==> flow/design.v <==
`timescale 100ps/10ps
module triangle(clk, reset, nt, xi, yi, busy, po, xo, yo);
input        clk, reset, nt;
input  [2:0] xi, yi;
output       busy, po;
output [2:0] xo, yo;
reg busy, po;
reg [4:0] state, next_state;  
reg [6:0] x_cor[0:2];         
reg [6:0] y_cor[0:2];         
reg [1:0] s0_count;           
reg s1_count;                 
reg s2_count;                 
reg s7_count;                 
reg [4:0] horiz;              
reg [3:0] out_count;          
reg signed [8:0] a[0:1];      
reg signed [8:0] b[0:1];      
reg signed [8:0] c[0:1];      
reg [3:0] ep, save_ep;        
reg signed [7:0] value;       
reg [1:0] o_idx;              
reg [2:0] xo, yo;             
reg loc;                      
reg [3:0] start;              
parameter s0=5'd0,s1=5'd1,s2=5'd2,s3=5'd3,s4=5'd4,s5=5'd5,s6=5'd6,s7=5'd7;
integer i,j;
always @(posedge clk or posedge reset)begin
    if(reset) state<=s0;
    else state<=next_state;
end
always @(*)begin
    case(state)
        s0:next_state=(s0_count==2'd3)?s1:s0;
        s1:next_state=(s1_count==1'b1)?s2:s1;
        s2:next_state=(out_count==y_cor[0]||out_count==y_cor[1]||out_count==y_cor[2])?s5:((s2_count==1'b1)?((value==8'd0)?s5:((value[7]==1'b0)?s3:s4)):s2);
        s3:next_state=(o_idx==2'd2)?s5:s2;
        s4:next_state=(o_idx==2'd1)?s5:s2;
        s5:next_state=(out_count==y_cor[0]||out_count==y_cor[2])?s6:((loc==1'b0)?((out_count==y_cor[1])?((start==x_cor[1])?s6:s5):((start==ep)?s6:s5)):((start==x_cor[0])?s6:s5));
        s6:next_state=(out_count==y_cor[2])?s7:s2;
        s7:next_state=(s7_count==1'b1)?s0:s7;
        default:next_state=s0;
    endcase
end
always @(posedge clk or posedge reset)begin
    if(reset) busy<=1'b0;
    else begin
        if(state==s7&&s7_count==1'b1) busy<=1'b0;
        else if(state==s0&&s0_count==2'd0&&nt==1'b0) busy<=1'b0;
        else busy<=1'b1;
    end
end
always @(posedge clk or posedge reset)begin
    if(reset) s0_count<=2'd0;
    else begin
        if(state==s7) s0_count<=2'd0;
        else if(state==s0&&s0_count==2'd0&&nt==1'b0) s0_count<=2'd0;
        else s0_count<=s0_count+2'd1;
    end
end
always @(posedge clk or posedge reset)begin
    if(reset)begin
        s1_count<=1'b0;
    end
    else begin
        if(state==s1) s1_count<=1'b1;
        else s1_count<=1'b0;
    end
end
always @(posedge clk or posedge reset)begin
    if(reset)begin
        s2_count<=1'b0;
    end
    else begin
        if(state==s2) s2_count<=1'b1;
        else s2_count<=1'b0;
    end
end
always @(posedge clk or posedge reset)begin
    if(reset)begin
        s7_count<=1'b0;
    end
    else begin
        if(state==s7) s7_count<=1'b1;
        else s7_count<=1'b0;
    end
end
always @(posedge clk or posedge reset)begin
    if(reset)begin
        loc<=1'b0;
    end
    else begin
        if(state==s1)begin
            if(x_cor[1]>x_cor[0]) loc<=1'b0;
            else loc<=1'b1;
        end
    end
end
always @(posedge clk or posedge reset)begin
    if(reset)begin
        for(i=0;i<2;i=i+1)begin
            a[i]<=9'd0;
        end
    end
    else begin
        case(state)
            s1:begin
                if(loc==1'b0)begin
                    a[0]<=($signed(y_cor[1])-$signed(y_cor[0]));
                    a[1]<=($signed(y_cor[2])-$signed(y_cor[1]));
                end
                else begin
                    a[0]<=($signed(y_cor[1])-$signed(y_cor[0]));
                    a[1]<=(~($signed(y_cor[2])-$signed(y_cor[1])))+9'd1;
                end
            end
        endcase
    end
end
always @(posedge clk or posedge reset)begin
    if(reset)begin
        for(i=0;i<2;i=i+1)begin
            b[i]<=9'd0;
        end
    end
    else begin
        case(state)
            s1:begin
                if(loc==1'b0)begin
                    b[0]<=(~($signed(x_cor[1])-$signed(x_cor[0])))+9'd1;
                    b[1]<=(~($signed(x_cor[2])-$signed(x_cor[1])))+9'd1;
                end
                else begin
                    b[0]<=(~($signed(x_cor[1])-$signed(x_cor[0])))+9'd1;
                    b[1]<=($signed(x_cor[2])-$signed(x_cor[1]));
                end
            end
        endcase
    end
end
always @(posedge clk or posedge reset)begin
    if(reset)begin
        for(i=0;i<2;i=i+1)begin
            c[i]<=9'd0;
        end
    end
    else begin
        case(state)
            s1:begin
                if(loc==1'b0)begin
                    c[0]<=($signed(y_cor[0]*x_cor[1])-$signed(y_cor[1]*x_cor[0]));
                    c[1]<=($signed(y_cor[1]*x_cor[2])-$signed(y_cor[2]*x_cor[1]));
                end
                else begin
                    c[0]<=($signed(y_cor[0]*x_cor[1])-$signed(y_cor[1]*x_cor[0]));
                    c[1]<=(~($signed(y_cor[1]*x_cor[2])-$signed(y_cor[2]*x_cor[1])))+9'd1;
                end
            end
        endcase
    end
end
always @(posedge clk or posedge reset)begin
    if(reset)begin
        for(i=0;i<3;i=i+1)begin
            x_cor[i]<=7'd0;
        end
    end
    else begin
        case(state)
            s0:begin
                x_cor[s0_count]<=xi;
            end
        endcase
    end
end
always @(posedge clk or posedge reset)begin
    if(reset)begin
        for(i=0;i<3;i=i+1)begin
            y_cor[i]<=7'd0;
        end
    end
    else begin
        case(state)
            s0:begin
                y_cor[s0_count]<=yi;
            end
        endcase
    end
end
always @(posedge clk or posedge reset)begin
    if(reset) begin
        horiz<=5'd0;
    end
    else begin
        case(state)
            s1:begin
                horiz<=(x_cor[1]-x_cor[0]);
            end
        endcase
    end
end
always @(posedge clk or posedge reset)begin
    if(reset)begin
        out_count<=4'd0;
    end
    else begin
        case(state)
            s1:out_count<=y_cor[0];
            s6:out_count<=out_count+4'd1;
        endcase
    end
end
always @(posedge clk or posedge reset)begin
    if(reset)begin
        ep<=4'd0;
    end
    else begin
        if(loc==1'b0)begin
            if(state==s6) ep<=save_ep;
            else if(state==s3)begin
                if(out_count<y_cor[1])begin
                    if(o_idx==2'd2) ep<=ep;
                    else ep<=ep+4'd1;
                end
                else ep<=ep-4'd1;
            end
            else if(state==s4)begin
                if(out_count<y_cor[1]) ep<=ep-4'd1;
                else begin
                    if(o_idx==2'd1) ep<=ep;
                    else ep<=ep+4'd1;
                end
            end
            else ep<=ep;
        end
        else begin
            if(state==s6) ep<=save_ep;
            else if(state==s3)begin
                if(out_count<y_cor[1])begin
                    if(o_idx==2'd2) ep<=ep;
                    else ep<=ep-4'd1;
                end
                else ep<=ep+4'd1;
            end
            else if(state==s4)begin
                if(out_count<y_cor[1]) ep<=ep+4'd1;
                else begin
                    if(o_idx==2'd1) ep<=ep;
                    else ep<=ep-4'd1;
                end
            end
            else ep<=ep;
        end
    end
end
always @(posedge clk or posedge reset)begin
    if(reset)begin
        o_idx<=2'd0;
    end
    else begin
        if(state==s3) o_idx<=2'd1;
        else if(state==s4) o_idx<=2'd2;
        else if(state==s5) o_idx<=2'd0;
    end
end
always @(posedge clk or posedge reset)begin
    if(reset)begin
        save_ep<=4'd0;
    end
    else begin
        if(state==s1) save_ep<=(x_cor[0]+x_cor[1])>>1;
    end
end
always @(posedge clk or posedge reset)begin
    if(reset)begin
        value<=8'd0;
    end
    else begin
        if(state==s2) begin
            if(out_count==y_cor[0]||out_count==y_cor[1]||out_count==y_cor[2]) value<=8'd0;
            else if(out_count<y_cor[1]) begin
                value<=(a[0]*$signed(ep))+(b[0]*$signed(out_count))+c[0];
            end
            else begin
                value<=(a[1]*$signed(ep))+(b[1]*$signed(out_count))+c[1];
            end
        end
    end
end
always @(posedge clk or posedge reset)begin
    if(reset) po<=1'b0;
    else if(state==s5) po<=1'b1;
    else po<=1'b0;
end
always @(posedge clk)begin
    if(state==s5) start<=start+4'd1;
    else begin
        if(loc==1'b0) start<=x_cor[0];
        else begin
            if(out_count==y_cor[1]) start<=x_cor[1];
            else start<=ep;
        end
    end
end
always @(posedge clk or posedge reset)begin
    if(reset)begin
        xo<=3'd0;
    end
    else begin
        if(state==s5)begin
            if(out_count==y_cor[0]) xo<=x_cor[0];
            else if(out_count==y_cor[2]) xo<=x_cor[2];
            else xo<=start;
        end
    end
end
always @(posedge clk or posedge reset)begin
    if(reset)begin
        yo<=3'd0;
    end
    else begin
        if(state==s5)begin
            if(out_count==y_cor[0]) yo<=y_cor[0];
            else if(out_count==y_cor[2]) yo<=y_cor[2];
            else yo<=out_count;
        end
    end
end
endmodule
==> From RTL to reports: triangle <==
Tool output for the design above, in the order of the flow.
Line numbers count from 1 in the design file above.
Library cell names are shortened.
{ "inputs": {"top": "triangle", "clk_port": "clk", "cell_library": "sky130hd", "pvt_corner": "tt_025C_1v80"} }

==> Word-level counts <==
Source: Yosys, flattened and elaborated. Widths are those after wreduce. Registers that Yosys merges into a memory's read port (data or address) are not register bits. Print and check cells do not count.
{ "bits": {"reg_bits": 112, "latch_bits": 0, "ram_bits": 0, "mem_bits_ro": 0, "clocked_rd_ports_x_width": 0, "memories": 0, "in_bits": 9, "output_inout_bits": 8, "word_cells": 159} }
{ "op_classes": {"add_sub_neg": 23, "multipliers": 8, "div": 0, "n_cmp": 2, "eq_ne": 20, "n_shift": 0, "mux": 57, "n_logic": 5, "reduce_logical": 16} }
{ "ops": {"columns": ["cell", "n"], "rows": [
  ["multiplier 9 x 4 -> 8 bit", 4],
  ["multiplier 3 x 3 -> 6 bit", 4],
  ["2-to-1 mux 4 bit", 18],
  ["2-to-1 mux 3 bit", 12],
  ["adder 9 x 1 -> 9 bit (second input constant)", 3],
  ["NOT 9 bit", 3],
  ["subtractor 3 x 3 -> 4 bit", 6],
  ["adder 8 bit", 3],
  ["parallel mux 3 bit (select 8 bit)", 1],
  ["2-to-1 mux 2 bit", 12],
  ["2-to-1 mux 8 bit", 3],
  ["subtractor 6 x 6 -> 7 bit", 3],
  ["== test 4 x 3 -> 1 bit", 5],
  ["2-to-1 mux 9 bit", 2],
  ["== test 3 bit (second input constant)", 4],
  ["adder 4 x 1 -> 4 bit (second input constant)", 3],
  ["adder 8 x 1 -> 8 bit (second input constant)", 1],
  ["adder 8 x 7 -> 8 bit", 1],
  ["NOT 8 bit", 1],
  ["logical NOT 8 bit", 1],
  ["parallel mux 4 bit (select 2 bit)", 1],
  ["2-to-1 mux 1 bit", 8],
  ["== test 2 bit (second input constant)", 3],
  ["AND reduction 2 bit", 3],
  ["== test 3 x 2 -> 1 bit (second input constant)", 2],
  ["nonzero test 3 bit", 2],
  ["logical NOT 5 bit", 1],
  ["== test 2 x 1 -> 1 bit (second input constant)", 2]
]} }
Other operator kinds: 15; their cells: 19.

==> Depth <==
Depth = most cells in a row (Yosys ltp): at word level without a register or memory, in the mapped netlist without a sequential cell, where the memories' decode and read muxes count.
{ "depth": {"depth_word": 7, "ABC_AREA": 0, "ltp_mapped": 19, "depth_no_buf": 17} }

==> Mapped cells and area <==
Yosys stat after the flow's synthesis: flattened, memories mapped to cells. It holds for the ABC_AREA given above (unset counts as 0); a run with the other value may have another netlist.
Totals and module areas in this step are rounded.
{ "by_type": {"columns": ["cell_type", "n", "type_area_um2"], "rows": [
  ["dfrtp_1", 100, 2502.4],
  ["fa_1", 91, 1.82E+03],
  ["ha_1", 108, 1.35E+03],
  ["inv_1", 140, 525.504],
  ["xnor2_1", 51, 446.678],
  ["mux2_2", 34, 382.867],
  ["nand2_1", 85, 319.056],
  ["a21oi_1", 59, 295.283],
  ["nor2_1", 76, 285.274],
  ["and2_1", 44, 275.264],
  ["xor2_1", 26, 227.718],
  ["mux2i_1", 20, 200.192],
  ["a21o_1", 19, 142.637],
  ["o21ai_0", 25, 125.12],
  ["nand2b_1", 15, 93.84],
  ["clkbuf_1", 22, 82.579],
  ["dfxtp_1", 4, 80.077],
  ["o22ai_1", 9, 56.304]
]} }
Other cell types: 34; their cells: 77.
{ "synth_totals": {"stdcells": 1005, "area_um2": 9820, "sequential_area_um2": 2610, "flip_flops": 105, "buffers": 28} }

==> Worst setup path after synthesis <==
Source: OpenSTA report_checks on the synthesized netlist (no wires, ideal clock, input and output delay 20% of the period each), path of least setup slack; recovery checks are left aside. Register names are those of the netlist, which keeps one name where synthesis merged equal registers.
{ "synth_timing": {"path_type": "flip-flop to flip-flop", "from": "register ep[3]", "to": "register value[7]", "tclk_ns": 5.0, "setup_ns": 0.134, "t_first_pin_ns": 0.000, "arrival_time_ns": 4.663, "required_time_ns": 4.866, "path_slack_ns": 0.203, "delay_ns": 4.797, "driving_pins": 17, "path_buffers": 1, "synth_period_reached_ns": 4.797} }
"delay_ns" is the arrival time less input delay plus setup time.
"driving_pins": output pins that drive a net of the path, with the launching flip-flop's if there is one; two outputs of one cell count as two.
"synth_period_reached_ns" is the clock period less the worst setup slack; recovery checks do not enter. This is arithmetic on one report: input and output delays are still those of the set period (20% each).
Between the ends stands the longest chain of elaborated cells between them, by number of cells; it is not shown to be the way that was timed. Of several equally long chains one is given.
Each line given opens the expression or statement behind the cell; cells for indexed reads and writes are added by Yosys, which also makes memories of some case tables.
At most two assigning lines are given for a register; there are more.
{ "synth_between": {"path_cell_list": "dfrtp_1 -> clkbuf_1 -> nand2b_1 -> fa_1 -> fa_1 -> inv_1 -> fa_1 -> fa_1 -> fa_1 -> ha_1 -> a21oi_1 -> nor2_1 -> o211ai_1 -> nand2_1 -> xnor2_1 -> mux2i_1 -> o22ai_1", "elab_chain_cells": 5, "cells_between": 8, "cone_lines": 4, "classes_between": "4 x add/sub; 2 x mul; 2 x mux"} }
{ "synth_rtl": {"columns": ["element", "line_no", "text"], "rows": [
  ["from (decl)", 20, "reg [3:0] ep, save_ep;"],
  ["from (assign)", 219, "if(state==s6) ep<=save_ep;"],
  ["from (assign)", 222, "if(o_idx==2'd2) ep<=ep;"],
  ["multiplier 9 x 4 -> 8 bit", 285, "value<=(a[1]*$signed(ep))+(b[1]*$signed(out_count))+c[1];"],
  ["adder 8 bit x2", 285, null],
  ["2-to-1 mux 8 bit", 281, "else if(out_count<y_cor[1]) begin"],
  ["2-to-1 mux 8 bit", 280, "if(out_count==y_cor[0]||out_count==y_cor[1]||out_count==y_cor[2]) value<=8'd0;"],
  ["to (assign)", 282, "value<=(a[0]*$signed(ep))+(b[0]*$signed(out_count))+c[0];"],
  ["to (assign)", 285, null],
  ["to (decl)", 21, "reg signed [7:0] value;"]
]} }

==> Path in the finished layout <==
Path of least setup slack in the final report of job 3 (OpenROAD, finished layout, wires in). Where an end is a register, its clock arrival counts in the times.
{ "layout_timing": {"path_type": "flip-flop to flip-flop", "from": "register out_count[3]", "to": "register value[7]", "tclk_ns": 5.23, "setup_ns": 0.13, "t_first_pin_ns": 0.36, "arrival_time_ns": 4.89, "required_time_ns": 5.46, "path_slack_ns": 0.57, "driving_pins": 18, "path_buffers": 2} }
Between the ends stands the longest chain of elaborated cells between them, by number of cells; it is not shown to be the way that was timed. Of several equally long chains one is given.
At most two assigning lines are given for a register; there are more.
{ "layout_between": {"path_cell_list": "dfrtp_1 -> buf_6 -> buf_4 -> nand2b_1 -> fa_1 -> fa_1 -> inv_1 -> fa_1 -> fa_1 -> fa_2 -> ha_4 -> a21oi_2 -> nor2_1 -> o211ai_1 -> nand2_1 -> xnor2_2 -> mux2i_1 -> o22ai_1", "elab_chain_cells": 5, "cells_between": 14, "classes_between": "4 x add/sub; 2 x mul; 1 x compare; 3 x eq/ne; 2 x mux; 2 x reduce/logical"} }
{ "layout_rtl": {"columns": ["element", "line_no", "text"], "rows": [
  ["from (decl)", 16, "reg [3:0] out_count;"],
  ["from (assign)", 208, "s1:out_count<=y_cor[0];"],
  ["from (assign)", 209, "s6:out_count<=out_count+4'd1;"],
  ["multiplier 9 x 4 -> 8 bit", 285, "value<=(a[1]*$signed(ep))+(b[1]*$signed(out_count))+c[1];"],
  ["adder 8 bit x2", 285, null],
  ["2-to-1 mux 8 bit", 281, "else if(out_count<y_cor[1]) begin"],
  ["2-to-1 mux 8 bit", 280, "if(out_count==y_cor[0]||out_count==y_cor[1]||out_count==y_cor[2]) value<=8'd0;"],
  ["to (assign)", 282, "value<=(a[0]*$signed(ep))+(b[0]*$signed(out_count))+c[0];"],
  ["to (assign)", 285, null],
  ["to (decl)", 21, "reg signed [7:0] value;"]
]} }

Stored flow runs of triangle (3 of them; Yosys, OpenROAD, sky130hd). They differ in their settings and are not a sequence. Constraints: input delay and output delay 20% of the set period each, output load 0.01 pF.
"achievedPeriod_ns" means the clock period less the worst setup slack. The figure is calculated, with input and output delays left at 20% of the set period.
"timing.worst_path_ns" means the part of the period allowed to the worst setup path (the constraints hold back 20% at inputs and 20% at outputs) less its slack; where the path has registers, the arrival times of their clocks count too.
"design_power_mw" is the tool's figure for a default switching activity; nothing was simulated.
Values from the reports are rounded here.
[
  {
    "run": "job 1",
    "settings": { "ABC_AREA": 1, "CAP_MARGIN": 30, "CELL_PAD_IN_SITES_GLOBAL_PLACEMENT": 2, "CORE_ASPECT_RATIO": 1.22, "CORE_UTILIZATION": 54, "CTS_CLUSTER_DIAMETER": 163, "CTS_CLUSTER_SIZE": 81, "MIN_ROUTING_LAYER": "met2", "PLACE_DENSITY_LB_ADDON": 0.29, "SETUP_SLACK_MARGIN": 0.28, "period_ns": 3.35, "CORE_MARGIN": 2, "SLEW_MARGIN": 20 },
    "outcome": "no final report: placement broke off with FLW-0024"
  },
  {
    "run": "job 2",
    "settings": { "CELL_PAD_IN_SITES_DETAIL_PLACEMENT": 2, "CORE_UTILIZATION": 55, "CTS_CLUSTER_DIAMETER": 213, "CTS_CLUSTER_SIZE": 94, "GPL_ROUTABILITY_DRIVEN": 1, "GPL_TIMING_DRIVEN": 1, "HOLD_SLACK_MARGIN": -0.06, "PLACE_DENSITY_LB_ADDON": 0.08, "SETUP_SLACK_MARGIN": -0.39, "period_ns": 6.22, "CAP_MARGIN": 20, "CORE_MARGIN": 2, "SLEW_MARGIN": 20 },
    "outcome": "no final report: placement broke off with DPL-0033"
  },
  {
    "run": "job 3",
    "settings": { "ABC_AREA": 0, "CAP_MARGIN": 0, "CELL_PAD_IN_SITES_GLOBAL_PLACEMENT": 1, "CORE_ASPECT_RATIO": 0.73, "CORE_MARGIN": 8, "CORE_UTILIZATION": 66, "CTS_CLUSTER_DIAMETER": 304, "CTS_CLUSTER_SIZE": 83, "GPL_TIMING_DRIVEN": 0, "MIN_ROUTING_LAYER": "met1", "PLACE_DENSITY_LB_ADDON": 0.13, "SETUP_SLACK_MARGIN": 1.19, "SLEW_MARGIN": 35, "period_ns": 5.23 },
    "results": { "synth_area_um2": 9820, "die_footprint_um2": 19100, "total_negative_slack_ns": 0.000, "worst_setup_slack_ns": 0.575, "fin_util_pct": 75.4, "achievedPeriod_ns": 4.655, "timing.hold.ws_ns": 0.380, "final_cell_area_um2": 11100, "design_power_mw": 2.04, "timing.worst_path_ns": 4.66, "critical_path_kind": "flip-flop to flip-flop" }
  }
]
